==> flow/design.v <==
module axi_gpio #(
    parameter int N_GPIOS = 32,
    parameter int AXI_ADDR_WIDTH = 12,
    parameter int AXI_DATA_WIDTH = 32
)(
   input aclk,
   input aresetn, 
   input  logic [N_GPIOS-1:0] gpio_in_raw ,
   output logic [N_GPIOS-1:0] gpio_out,
   output logic irq,  
   output logic arready,
   input logic [AXI_ADDR_WIDTH-1:0] araddr,
   input logic arvalid,
   output logic [AXI_DATA_WIDTH-1:0] rdata,
   output logic [1:0] rresp,
   output logic rvalid,
   input logic rready,
   input logic wvalid,
   output logic wready,
   input logic [AXI_DATA_WIDTH-1:0] wdata,
   input logic [AXI_DATA_WIDTH/8-1:0] wstrb,
   input logic bready,
   output logic bvalid,
   output logic [1:0] bresp,
   output logic awready,
   input logic [AXI_ADDR_WIDTH-1:0] awaddr,
   input logic awvalid
);
  localparam logic [31:0] VERSION = 32'h0001_0000;
  localparam int WORD_IDX_W = (AXI_ADDR_WIDTH >= 2) ? (AXI_ADDR_WIDTH-2) : 1;
  localparam logic [WORD_IDX_W-1:0] VERSION_WORD = 'h0B;  
  localparam logic [WORD_IDX_W-1:0] SCRATCH_WORD = 'h0C;  
  localparam logic [WORD_IDX_W-1:0] DIR_WORD       = 'h000;  
  localparam logic [WORD_IDX_W-1:0] OUT_WORD       = 'h001;  
  localparam logic [WORD_IDX_W-1:0] OUT_SET_WORD   = 'h002;  
  localparam logic [WORD_IDX_W-1:0] OUT_CLR_WORD   = 'h003;  
  localparam logic [WORD_IDX_W-1:0] IN_WORD        = 'h004;  
  localparam logic [WORD_IDX_W-1:0] IRQ_MASK_WORD  = 'h005;  
  localparam logic [WORD_IDX_W-1:0] IRQ_STATUS_WORD= 'h006;  
  localparam logic [WORD_IDX_W-1:0] IRQ_CLEAR_WORD = 'h007;  
  localparam logic [WORD_IDX_W-1:0] EDGE_EN_WORD   = 'h008;  
  localparam logic [WORD_IDX_W-1:0] EDGE_POL_WORD  = 'h009;  
  localparam logic [WORD_IDX_W-1:0] LVL_POL_WORD   = 'h00A;  
  localparam logic [WORD_IDX_W-1:0] DEBOUNCE_WORD  = 'h00D;  
  logic [AXI_DATA_WIDTH-1:0] scratch_q;  
  logic [N_GPIOS-1:0] dir_q, out_q;
  logic [N_GPIOS-1:0] in_meta, in_sync;  
  logic [N_GPIOS-1:0] clr_mask, clr_mask_next;
  logic [N_GPIOS-1:0] irq_mask_q, irq_status_q, edge_en_q, edge_pol_q, lvl_pol_q;
  logic [7:0]         debounce_cfg_q;             
  logic [N_GPIOS-1:0] in_db_q, in_db_d;          
  logic [AXI_ADDR_WIDTH-1:0] araddr_q;
  logic [AXI_ADDR_WIDTH-1:0] awaddr_q;
  logic [AXI_DATA_WIDTH-1:0] wdata_q;
  logic [AXI_DATA_WIDTH/8-1:0] wstrb_q;
  logic                  ar_hs;  
  assign ar_hs         = arvalid & arready;
  function automatic logic [AXI_DATA_WIDTH-1:0] apply_wstrb(
    input logic [AXI_DATA_WIDTH-1:0] cur,
    input logic [AXI_DATA_WIDTH-1:0] wdata_i,
    input logic [AXI_DATA_WIDTH/8-1:0] wstrb_i
);
logic [AXI_DATA_WIDTH-1:0] mask;
mask = { {8{wstrb_i[3]}}, {8{wstrb_i[2]}}, {8{wstrb_i[1]}}, {8{wstrb_i[0]}} };
apply_wstrb = (cur & ~mask) | (wdata_i & mask);
  endfunction
function automatic [N_GPIOS-1:0] apply_wstrb_to_gpio(
  input [N_GPIOS-1:0]            prev,
  input [AXI_DATA_WIDTH-1:0]     wdata_i,
  input [AXI_DATA_WIDTH/8-1:0]   wstrb_i
);
  logic [AXI_DATA_WIDTH-1:0] prev_ext, nxt_ext;
  prev_ext                 = '0;
  prev_ext[N_GPIOS-1:0]    = prev;
  nxt_ext                  = apply_wstrb(prev_ext, wdata_i, wstrb_i);
  apply_wstrb_to_gpio = nxt_ext[N_GPIOS-1:0];
endfunction
function automatic [N_GPIOS-1:0] w1_mask_gpio(
  input [AXI_DATA_WIDTH-1:0]     wdata_i,
  input [AXI_DATA_WIDTH/8-1:0]   wstrb_i
);
  logic [AXI_DATA_WIDTH-1:0] strobe_mask;
  logic [AXI_DATA_WIDTH-1:0] masked;
  strobe_mask = '0;
  for (int b = 0; b < AXI_DATA_WIDTH/8; b++)
    strobe_mask[8*b +: 8] = {8{wstrb_i[b]}};
    masked = wdata_i & strobe_mask;
  w1_mask_gpio = masked[N_GPIOS-1:0];
endfunction
always_ff @(posedge aclk or negedge aresetn) begin
  if (!aresetn) begin
    in_meta <= '0;
    in_sync <= '0;
  end else begin
    in_meta <= gpio_in_raw;  
    in_sync <= in_meta;      
  end
end
logic [7:0] db_cnt   [0:N_GPIOS-1];  
always_ff @(posedge aclk or negedge aresetn) begin
  if (!aresetn) begin
    for (int i=0;i<N_GPIOS;i++) begin
      db_cnt[i] <= '0;
    end
    in_db_q <= '0;
  end else begin
    if (debounce_cfg_q == 8'd0) begin
      in_db_q <= in_sync;
      for (int i=0;i<N_GPIOS;i++) db_cnt[i] <= '0;
    end else begin
      for (int i=0;i<N_GPIOS;i++) begin
        if (in_sync[i] == in_db_q[i]) begin
          db_cnt[i] <= '0;  
        end else begin
          db_cnt[i] <= db_cnt[i] + 8'd1;
          if (db_cnt[i] >= debounce_cfg_q) begin
            in_db_q[i] <= in_sync[i];  
            db_cnt[i]  <= '0;
          end
        end
      end
    end
  end
end
always_ff @(posedge aclk or negedge aresetn) begin
  if (!aresetn) in_db_d <= '0;
  else          in_db_d <= in_db_q;
end
wire [N_GPIOS-1:0] rise =  in_db_q & ~in_db_d;
wire [N_GPIOS-1:0] fall = ~in_db_q &  in_db_d;
wire [N_GPIOS-1:0] edge_evt  = ((edge_pol_q & rise) | (~edge_pol_q & fall)) & edge_en_q;
wire [N_GPIOS-1:0] level_evt = (in_db_q    ^ ~lvl_pol_q) & ~edge_en_q;
wire [N_GPIOS-1:0] new_events = edge_evt | level_evt;
always_ff @(posedge aclk or negedge aresetn) begin
  if (!aresetn) begin
    irq_status_q <= '0;
  end else begin
    irq_status_q <= (irq_status_q | new_events) & ~clr_mask;
  end
end
assign irq = |(irq_status_q & irq_mask_q);
    logic aw_hs, w_hs;
    assign aw_hs = awvalid && awready;
    assign w_hs = wvalid && wready;
    always_ff @(posedge aclk or negedge aresetn)begin
        if(!aresetn)begin
            awready <= 1'b1;
            bvalid <= 1'b0;
            bresp <= 2'b00;
            wready <= 1'b1;
            awaddr_q <= '0;
            wdata_q <= '0;
            wstrb_q <= '0;
            scratch_q <= '0;
            irq_mask_q     <= '0;
            edge_en_q      <= '0;             
            edge_pol_q     <= {N_GPIOS{1'b1}};   
            lvl_pol_q      <= {N_GPIOS{1'b1}};   
            debounce_cfg_q <= 8'd0;           
            clr_mask_next <= '0;
            dir_q <= '0;
            out_q <= '0;
        end else begin
            if(awready && awvalid)begin 
                awready <= 1'b0;     
                awaddr_q <= awaddr;  
            end
            if(wready && wvalid) begin
                wready <= 1'b0;
                wdata_q <= wdata;
                wstrb_q <= wstrb;
            end
            clr_mask_next <= '0;
            if (!bvalid && !awready && !wready)begin  
                unique case (awaddr_q[AXI_ADDR_WIDTH-1:2])
                    DIR_WORD: dir_q <= apply_wstrb_to_gpio(dir_q,wdata_q,wstrb_q);
                    OUT_WORD: out_q <= apply_wstrb_to_gpio(out_q,wdata_q,wstrb_q);
                    OUT_SET_WORD: begin  
                        out_q <= out_q | w1_mask_gpio(wdata_q, wstrb_q);
                    end
                    OUT_CLR_WORD: begin  
                        out_q <= out_q & ~w1_mask_gpio(wdata_q, wstrb_q);
                    end
                    SCRATCH_WORD: scratch_q <= apply_wstrb(scratch_q, wdata_q, wstrb_q);
                    IRQ_MASK_WORD:  irq_mask_q  <= apply_wstrb_to_gpio(irq_mask_q,  wdata_q, wstrb_q);
                    EDGE_EN_WORD:   edge_en_q   <= apply_wstrb_to_gpio(edge_en_q,   wdata_q, wstrb_q);
                    EDGE_POL_WORD:  edge_pol_q  <= apply_wstrb_to_gpio(edge_pol_q,  wdata_q, wstrb_q);
                    LVL_POL_WORD:   lvl_pol_q   <= apply_wstrb_to_gpio(lvl_pol_q,   wdata_q, wstrb_q);
                    IRQ_CLEAR_WORD: begin
                      clr_mask_next <= w1_mask_gpio(wdata_q, wstrb_q);
                    end
                     DEBOUNCE_WORD: begin
                        if (wstrb_q[0]) debounce_cfg_q <= wdata_q[7:0];
                      end
                    default: ;
                endcase       
                bvalid <= 1'b1;
                bresp <= 2'b00;  
        end
            if(bvalid && bready)begin
                bvalid <= 1'b0;
                awready <= 1'b1;
                wready <= 1'b1;
        end
        end
    end
always_ff @(posedge aclk or negedge aresetn) begin
  if (!aresetn) clr_mask <= '0;
  else          clr_mask <= clr_mask_next;
end
  always_ff @(posedge aclk or negedge aresetn)begin
    if(!aresetn) begin
        arready <= 1'b1;
        rvalid <= 1'b0;
        rdata <= '0;
        rresp <= 2'b00;  
    end
    else begin
        if(arready && arvalid) begin
            araddr_q <= araddr;
            arready <= 1'b0;
            rvalid <= 1'b1;
            unique case (araddr[AXI_ADDR_WIDTH-1:2])
                DIR_WORD:      rdata <= {{(AXI_DATA_WIDTH-N_GPIOS){1'b0}}, dir_q};  
                OUT_WORD:      rdata <= {{(AXI_DATA_WIDTH-N_GPIOS){1'b0}}, out_q};
                OUT_SET_WORD:  rdata <= {{(AXI_DATA_WIDTH-N_GPIOS){1'b0}}, out_q};  
                OUT_CLR_WORD:  rdata <= {{(AXI_DATA_WIDTH-N_GPIOS){1'b0}}, out_q};  
                IN_WORD:         rdata <= {{(AXI_DATA_WIDTH-N_GPIOS){1'b0}}, in_db_q};  
                IRQ_MASK_WORD:   rdata <= {{(AXI_DATA_WIDTH-N_GPIOS){1'b0}}, irq_mask_q};
                IRQ_STATUS_WORD: rdata <= {{(AXI_DATA_WIDTH-N_GPIOS){1'b0}}, irq_status_q};
                EDGE_EN_WORD:    rdata <= {{(AXI_DATA_WIDTH-N_GPIOS){1'b0}}, edge_en_q};
                EDGE_POL_WORD:   rdata <= {{(AXI_DATA_WIDTH-N_GPIOS){1'b0}}, edge_pol_q};
                LVL_POL_WORD:    rdata <= {{(AXI_DATA_WIDTH-N_GPIOS){1'b0}}, lvl_pol_q};
                DEBOUNCE_WORD:   rdata <= {{(AXI_DATA_WIDTH-8){1'b0}}, debounce_cfg_q};
                VERSION_WORD: rdata <= VERSION;  
                SCRATCH_WORD: rdata <= scratch_q;
                default: rdata <='0;
            endcase
            rresp <= 2'b00;
        end
        if(rvalid && rready)begin
            rvalid <= 1'b0;
            arready <= 1'b1;
        end
        end
    end
    assign gpio_out = out_q & dir_q;
endmodule
Step by step through the tools: axi_gpio
The steps from the RTL of axi_gpio to its reports follow in flow order. Lines are those of the file above, counted from 1. Operators carry their Yosys type and port widths (W data, S select, Z words). Cell names lack the library's common part. A cell with - has no value.

Design top: axi_gpio. Clock: aclk. Cell library: sky130hd. Timing corner: tt_025C_1v80.

After elaboration
Source: Yosys, flattened and elaborated. Widths are those after wreduce. Registers that Yosys merges into a memory's read port (data or address) are not register bits. Print and check cells do not count. Equal cells are merged and count once.

For bits of input ports the number is 99. Under output and inout bits stands 74. For word-level cells the number is 573. The figure for register bits is 797.

The figure for muxes and demuxes is 206. The entry for bitwise logic cells reads 38. Equal/unequal tests: 86. Under order comparisons stands 32. Under $add $sub $neg stands 32. The entry for reductions and logical operators reads 92.

Operator list (count): $mux W8 (96); $and A32 B32 Y32 (18); $or A32 B32 Y32 (11); $pmux W32 S11 (1); $not A32 Y32 (8); $add A8 B1 Y8 const B (32); $ge A8 B8 Y1 (32); $eq A10 B4 Y1 const B (11); $mux W1 (106); $pmux W32 S3 (1); $reduce_and A2 Y1 (39); $reduce_bool A2 Y1 (36); $ne A2 B2 Y1 const B (32); $mux W32 (2); $eq A10 B3 Y1 const B (5); $eq A10 B2 Y1 const B (4); $eq A1 B1 Y1 (32); $xor A32 B32 Y32 (1); $reduce_or A32 Y1 (1); $eq A10 B1 Y1 const B (2); $logic_not A10 Y1 (2); $logic_not A8 Y1 (1); $logic_and A1 B1 Y1 (7); $logic_not A1 Y1 (3); $reduce_and A3 Y1 (1); $reduce_bool A3 Y1 (1); $reduce_or A3 Y1 (1).

Depth
Yosys ltp: most cells in a row. Word level: on the elaborated netlist, between registers, memories and ports. Mapped: between sequential cells and ports; inverters and the memories' decode and read muxes count.

Depth after elaboration: 8. The figure for ABC_AREA is 1. Mapped depth: 11. For mapped depth without buffers the number is 11.

Netlist
The flow's flattened synthesis, as Yosys stat reports it; memories are mapped. The netlist is that of the ABC_AREA named above (0 if unset); the other value can give another one.

For chip area (Yosys) the number is 40525.1 um^2. Flip-flops: 795. The figure for mapped cells is 4714. The figure for buffer cells is 118. Area of sequential cells: 19977.9 um^2.

Cell types (count): dfrtp_1 (728); ha_1 (288); nand2_1 (914); nor2_1 (537); inv_1 (481); o21ai_0 (356); dfstp_2 (67); nand3_1 (347); a21oi_1 (222); nand4_1 (160); xor2_1 (92); nor3_1 (74); o21ai_1 (62); nand3b_1 (40); clkbuf_1 (63); buf_2 (46); nor3b_1 (30); a31oi_1 (30).

Not listed: further types 25, cells in them 177.

Timing after synthesis
Path of least setup slack by OpenSTA after synthesis, without wires, with an ideal clock, recovery checks aside; 20% of the period is set as input and as output delay. Where synthesis merged equal registers, the netlist keeps one of their names.

Path kind: register to register. Start: register debounce_cfg_q[7]. End: register in_db_q[0]. The figure for path slack is 2738 ps. Under stages stands 8. Arrival time: 2128 ps. The entry for clock period reads 5000 ps. The entry for delay of the path reads 2262 ps. Under library setup time stands 134 ps. Required time: 4866 ps. The entry for launch time at the first pin reads 0 ps. The entry for period reached after synthesis reads 2262 ps.

"delay of the path" = arrival - input delay + setup time. "stages": output pins that drive a net of the path, with the launching flip-flop's if there is one; two outputs of one cell count as two. "period reached after synthesis" is the clock period less the worst setup slack; recovery checks do not enter. This is arithmetic on one report: input and output delays are still those of the set period (20% each). The rows between start and end are the longest chain of elaborated cells between them; the timing report does not say that the signal goes this way. Where chains are equally long, one stands for them. Each line given opens the expression or statement behind the cell; cells for indexed reads and writes are added by Yosys, which also makes memories of some case tables. At most two assigning lines are given for a register; there are more.

Cell sequence: dfrtp_1 > inv_1 > ha_1 > a21o_1 > o21ba_2 > nand4_1 > nand2_1 > o21ai_0. Under length of the longest elaborated chain stands 4. The entry for elaborated cells between the ends (all ways) reads 8. Classes of those cells: compare (1); eq/ne (1); mux (3); reduce/logical (3).

Ends and longest elaborated chain, after synthesis: start, declared (RTL line 50) `logic [7:0]         debounce_cfg_q;`; start, assigned (RTL line 159) `debounce_cfg_q <= 8'd0;`; start, assigned (RTL line 193) `if (wstrb_q[0]) debounce_cfg_q <= wdata_q[7:0];`; $ge A8 B8 Y1 (RTL line 116) `if (db_cnt[i] >= debounce_cfg_q) begin`; $mux W1 (RTL line 116); $mux W1 (RTL line 112) `if (in_sync[i] == in_db_q[i]) begin`; $mux W1 (RTL line 107) `if (debounce_cfg_q == 8'd0) begin`; end, assigned (RTL line 108) `in_db_q <= in_sync;`; end, assigned (RTL line 117) `in_db_q[i] <= in_sync[i];`; end, declared (RTL line 51) `logic [N_GPIOS-1:0] in_db_q, in_db_d;`.

Timing after layout
Path of least setup slack in the final report of entry A (OpenROAD, finished layout, wires in). Where an end is a register, its clock arrival counts in the times. The path's times are printed in steps of 10 ps; the period is the one set.

Path kind: register to output. Start: register (name not given). End: output port irq. The entry for clock period reads 5000 ps. Required time: 4000 ps. The figure for path slack is 1590 ps. Arrival time: 2410 ps. The entry for launch time at the first pin reads 660 ps. Under stages stands 6. Output delay: 1000 ps.

Cell sequence: dfrtp_1 > nand2_1 > o21ai_0 > nor4_1 > nand4_1 > dlygate4sd2_1.

Ends and longest elaborated chain, after layout: end, declared (RTL line 10) `output logic irq,`.

No chain of elaborated cells between the ends is given.

Ticket comment

Flow measurements of axi_gpio on sky130hd: 6 stored runs with different settings, listed in no order. Input and output delays are each 20% of the period that was set; the output load is 0.01 pF. "clock period reached" means the clock period less the worst setup slack. The figure is calculated, with input and output delays left at 20% of the set period. "worst setup path time": the worst setup path's part of the clock period (all of it between registers, 20% less for each end at a port) less its slack. A launch clock that arrives late makes it longer, a capture clock that arrives late makes it shorter. "total design power": no workload was simulated; the value follows from the tool's default switching activity. "worst setup path time" is known to 10 ps.

Entry A has these settings: ABC_AREA 1; CELL_PAD_IN_SITES_GLOBAL_PLACEMENT 2; CORE_ASPECT_RATIO 1.89; CTS_CLUSTER_DIAMETER 324; CTS_CLUSTER_SIZE 68; GPL_ROUTABILITY_DRIVEN 0; GPL_TIMING_DRIVEN 0; HOLD_SLACK_MARGIN 0.02; MAX_ROUTING_LAYER met5; SETUP_SLACK_MARGIN 1.48; SLEW_MARGIN 10; TNS_END_PERCENT 45; period_ns 5.0; CAP_MARGIN 20; CORE_MARGIN 2; CORE_UTILIZATION 40. The final utilization reads 44.4%. The setup slack of the worst path comes to 1,594 ps. The die area reads 104,004.0 um^2. The clock period reached stands at 3,406 ps. For the total design power the run shows 13,235 uW. The sum of negative setup slack reads 0 ps. For the synthesis area the run shows 40,525.1 um^2. The worst setup path time reads 2,410 ps. Critical path kind: register to output.

Entry B has these settings: ABC_AREA 1; CAP_MARGIN 25; CELL_PAD_IN_SITES_DETAIL_PLACEMENT 1; CELL_PAD_IN_SITES_GLOBAL_PLACEMENT 2; CORE_MARGIN 10; CORE_UTILIZATION 40; CTS_CLUSTER_DIAMETER 224; CTS_CLUSTER_SIZE 36; GPL_ROUTABILITY_DRIVEN 0; GPL_TIMING_DRIVEN 0; HOLD_SLACK_MARGIN 0.14; MIN_ROUTING_LAYER met2; PLACE_DENSITY_LB_ADDON 0.01; SLEW_MARGIN 0; TNS_END_PERCENT 85; period_ns 5.0. The sum of negative setup slack reads 0 ps. For the synthesis area the run shows 40,525.1 um^2. The clock period reached stands at 4,213 ps. The setup slack of the worst path comes to 787 ps. For the total design power the run shows 14,472 uW. The worst setup path time reads 3,210 ps. Critical path kind: register to output. The final utilization reads 45.2%. The die area reads 114,444.0 um^2.

Entry C has these settings: CAP_MARGIN 30; CELL_PAD_IN_SITES_DETAIL_PLACEMENT 1; CELL_PAD_IN_SITES_GLOBAL_PLACEMENT 1; CORE_MARGIN 7; CORE_UTILIZATION 40; CTS_CLUSTER_DIAMETER 224; CTS_CLUSTER_SIZE 36; GPL_ROUTABILITY_DRIVEN 0; GPL_TIMING_DRIVEN 0; HOLD_SLACK_MARGIN 0.14; MIN_ROUTING_LAYER met2; SLEW_MARGIN 0; TNS_END_PERCENT 85; period_ns 5.0. For the synthesis area the run shows 39,357.7 um^2. The sum of negative setup slack reads 0 ps. The final utilization reads 45.2%. The worst setup path time reads 3,430 ps. Critical path kind: register to output. The setup slack of the worst path comes to 566 ps. The die area reads 107,374.0 um^2. The clock period reached stands at 4,434 ps. For the total design power the run shows 12,888 uW.

Entry D has these settings: CAP_MARGIN 40; CELL_PAD_IN_SITES_DETAIL_PLACEMENT 1; CELL_PAD_IN_SITES_GLOBAL_PLACEMENT 1; CORE_MARGIN 7; CORE_UTILIZATION 40; CTS_CLUSTER_DIAMETER 224; GPL_ROUTABILITY_DRIVEN 0; GPL_TIMING_DRIVEN 1; HOLD_SLACK_MARGIN 0.14; MIN_ROUTING_LAYER met2; SLEW_MARGIN 0; TNS_END_PERCENT 85; period_ns 5.0. The worst setup path time reads 3,230 ps. Critical path kind: register to output. The final utilization reads 47.5%. The setup slack of the worst path comes to 773 ps. For the synthesis area the run shows 39,357.7 um^2. The sum of negative setup slack reads 0 ps. For the total design power the run shows 16,733 uW. The die area reads 107,374.0 um^2. The clock period reached stands at 4,227 ps.

Entry E has these settings: CAP_MARGIN 40; CELL_PAD_IN_SITES_DETAIL_PLACEMENT 1; CELL_PAD_IN_SITES_GLOBAL_PLACEMENT 1; CORE_MARGIN 7; CORE_UTILIZATION 40; GPL_TIMING_DRIVEN 1; MIN_ROUTING_LAYER met2; SLEW_MARGIN 0; TNS_END_PERCENT 85; period_ns 5.0. The sum of negative setup slack reads 0 ps. The clock period reached stands at 4,301 ps. For the synthesis area the run shows 39,357.7 um^2. For the total design power the run shows 16,632 uW. The die area reads 107,374.0 um^2. The worst setup path time reads 3,300 ps. Critical path kind: register to output. The final utilization reads 47.4%. The setup slack of the worst path comes to 699 ps.

Entry F has these settings: CAP_MARGIN 25; CELL_PAD_IN_SITES_DETAIL_PLACEMENT 1; CORE_UTILIZATION 49; CTS_CLUSTER_DIAMETER 377; GPL_ROUTABILITY_DRIVEN 1; GPL_TIMING_DRIVEN 0; MIN_ROUTING_LAYER met2; SETUP_SLACK_MARGIN 0.45; TNS_END_PERCENT 20; period_ns 2.7; CORE_MARGIN 2; SLEW_MARGIN 20. The die area reads 82,604.5 um^2. The worst setup path time reads 2,460 ps. Critical path kind: register to output. For the synthesis area the run shows 39,357.7 um^2. For the total design power the run shows 32,393 uW. The final utilization reads 64.7%. The setup slack of the worst path comes to -296 ps. The clock period reached stands at 2,996 ps. The sum of negative setup slack reads -384 ps.
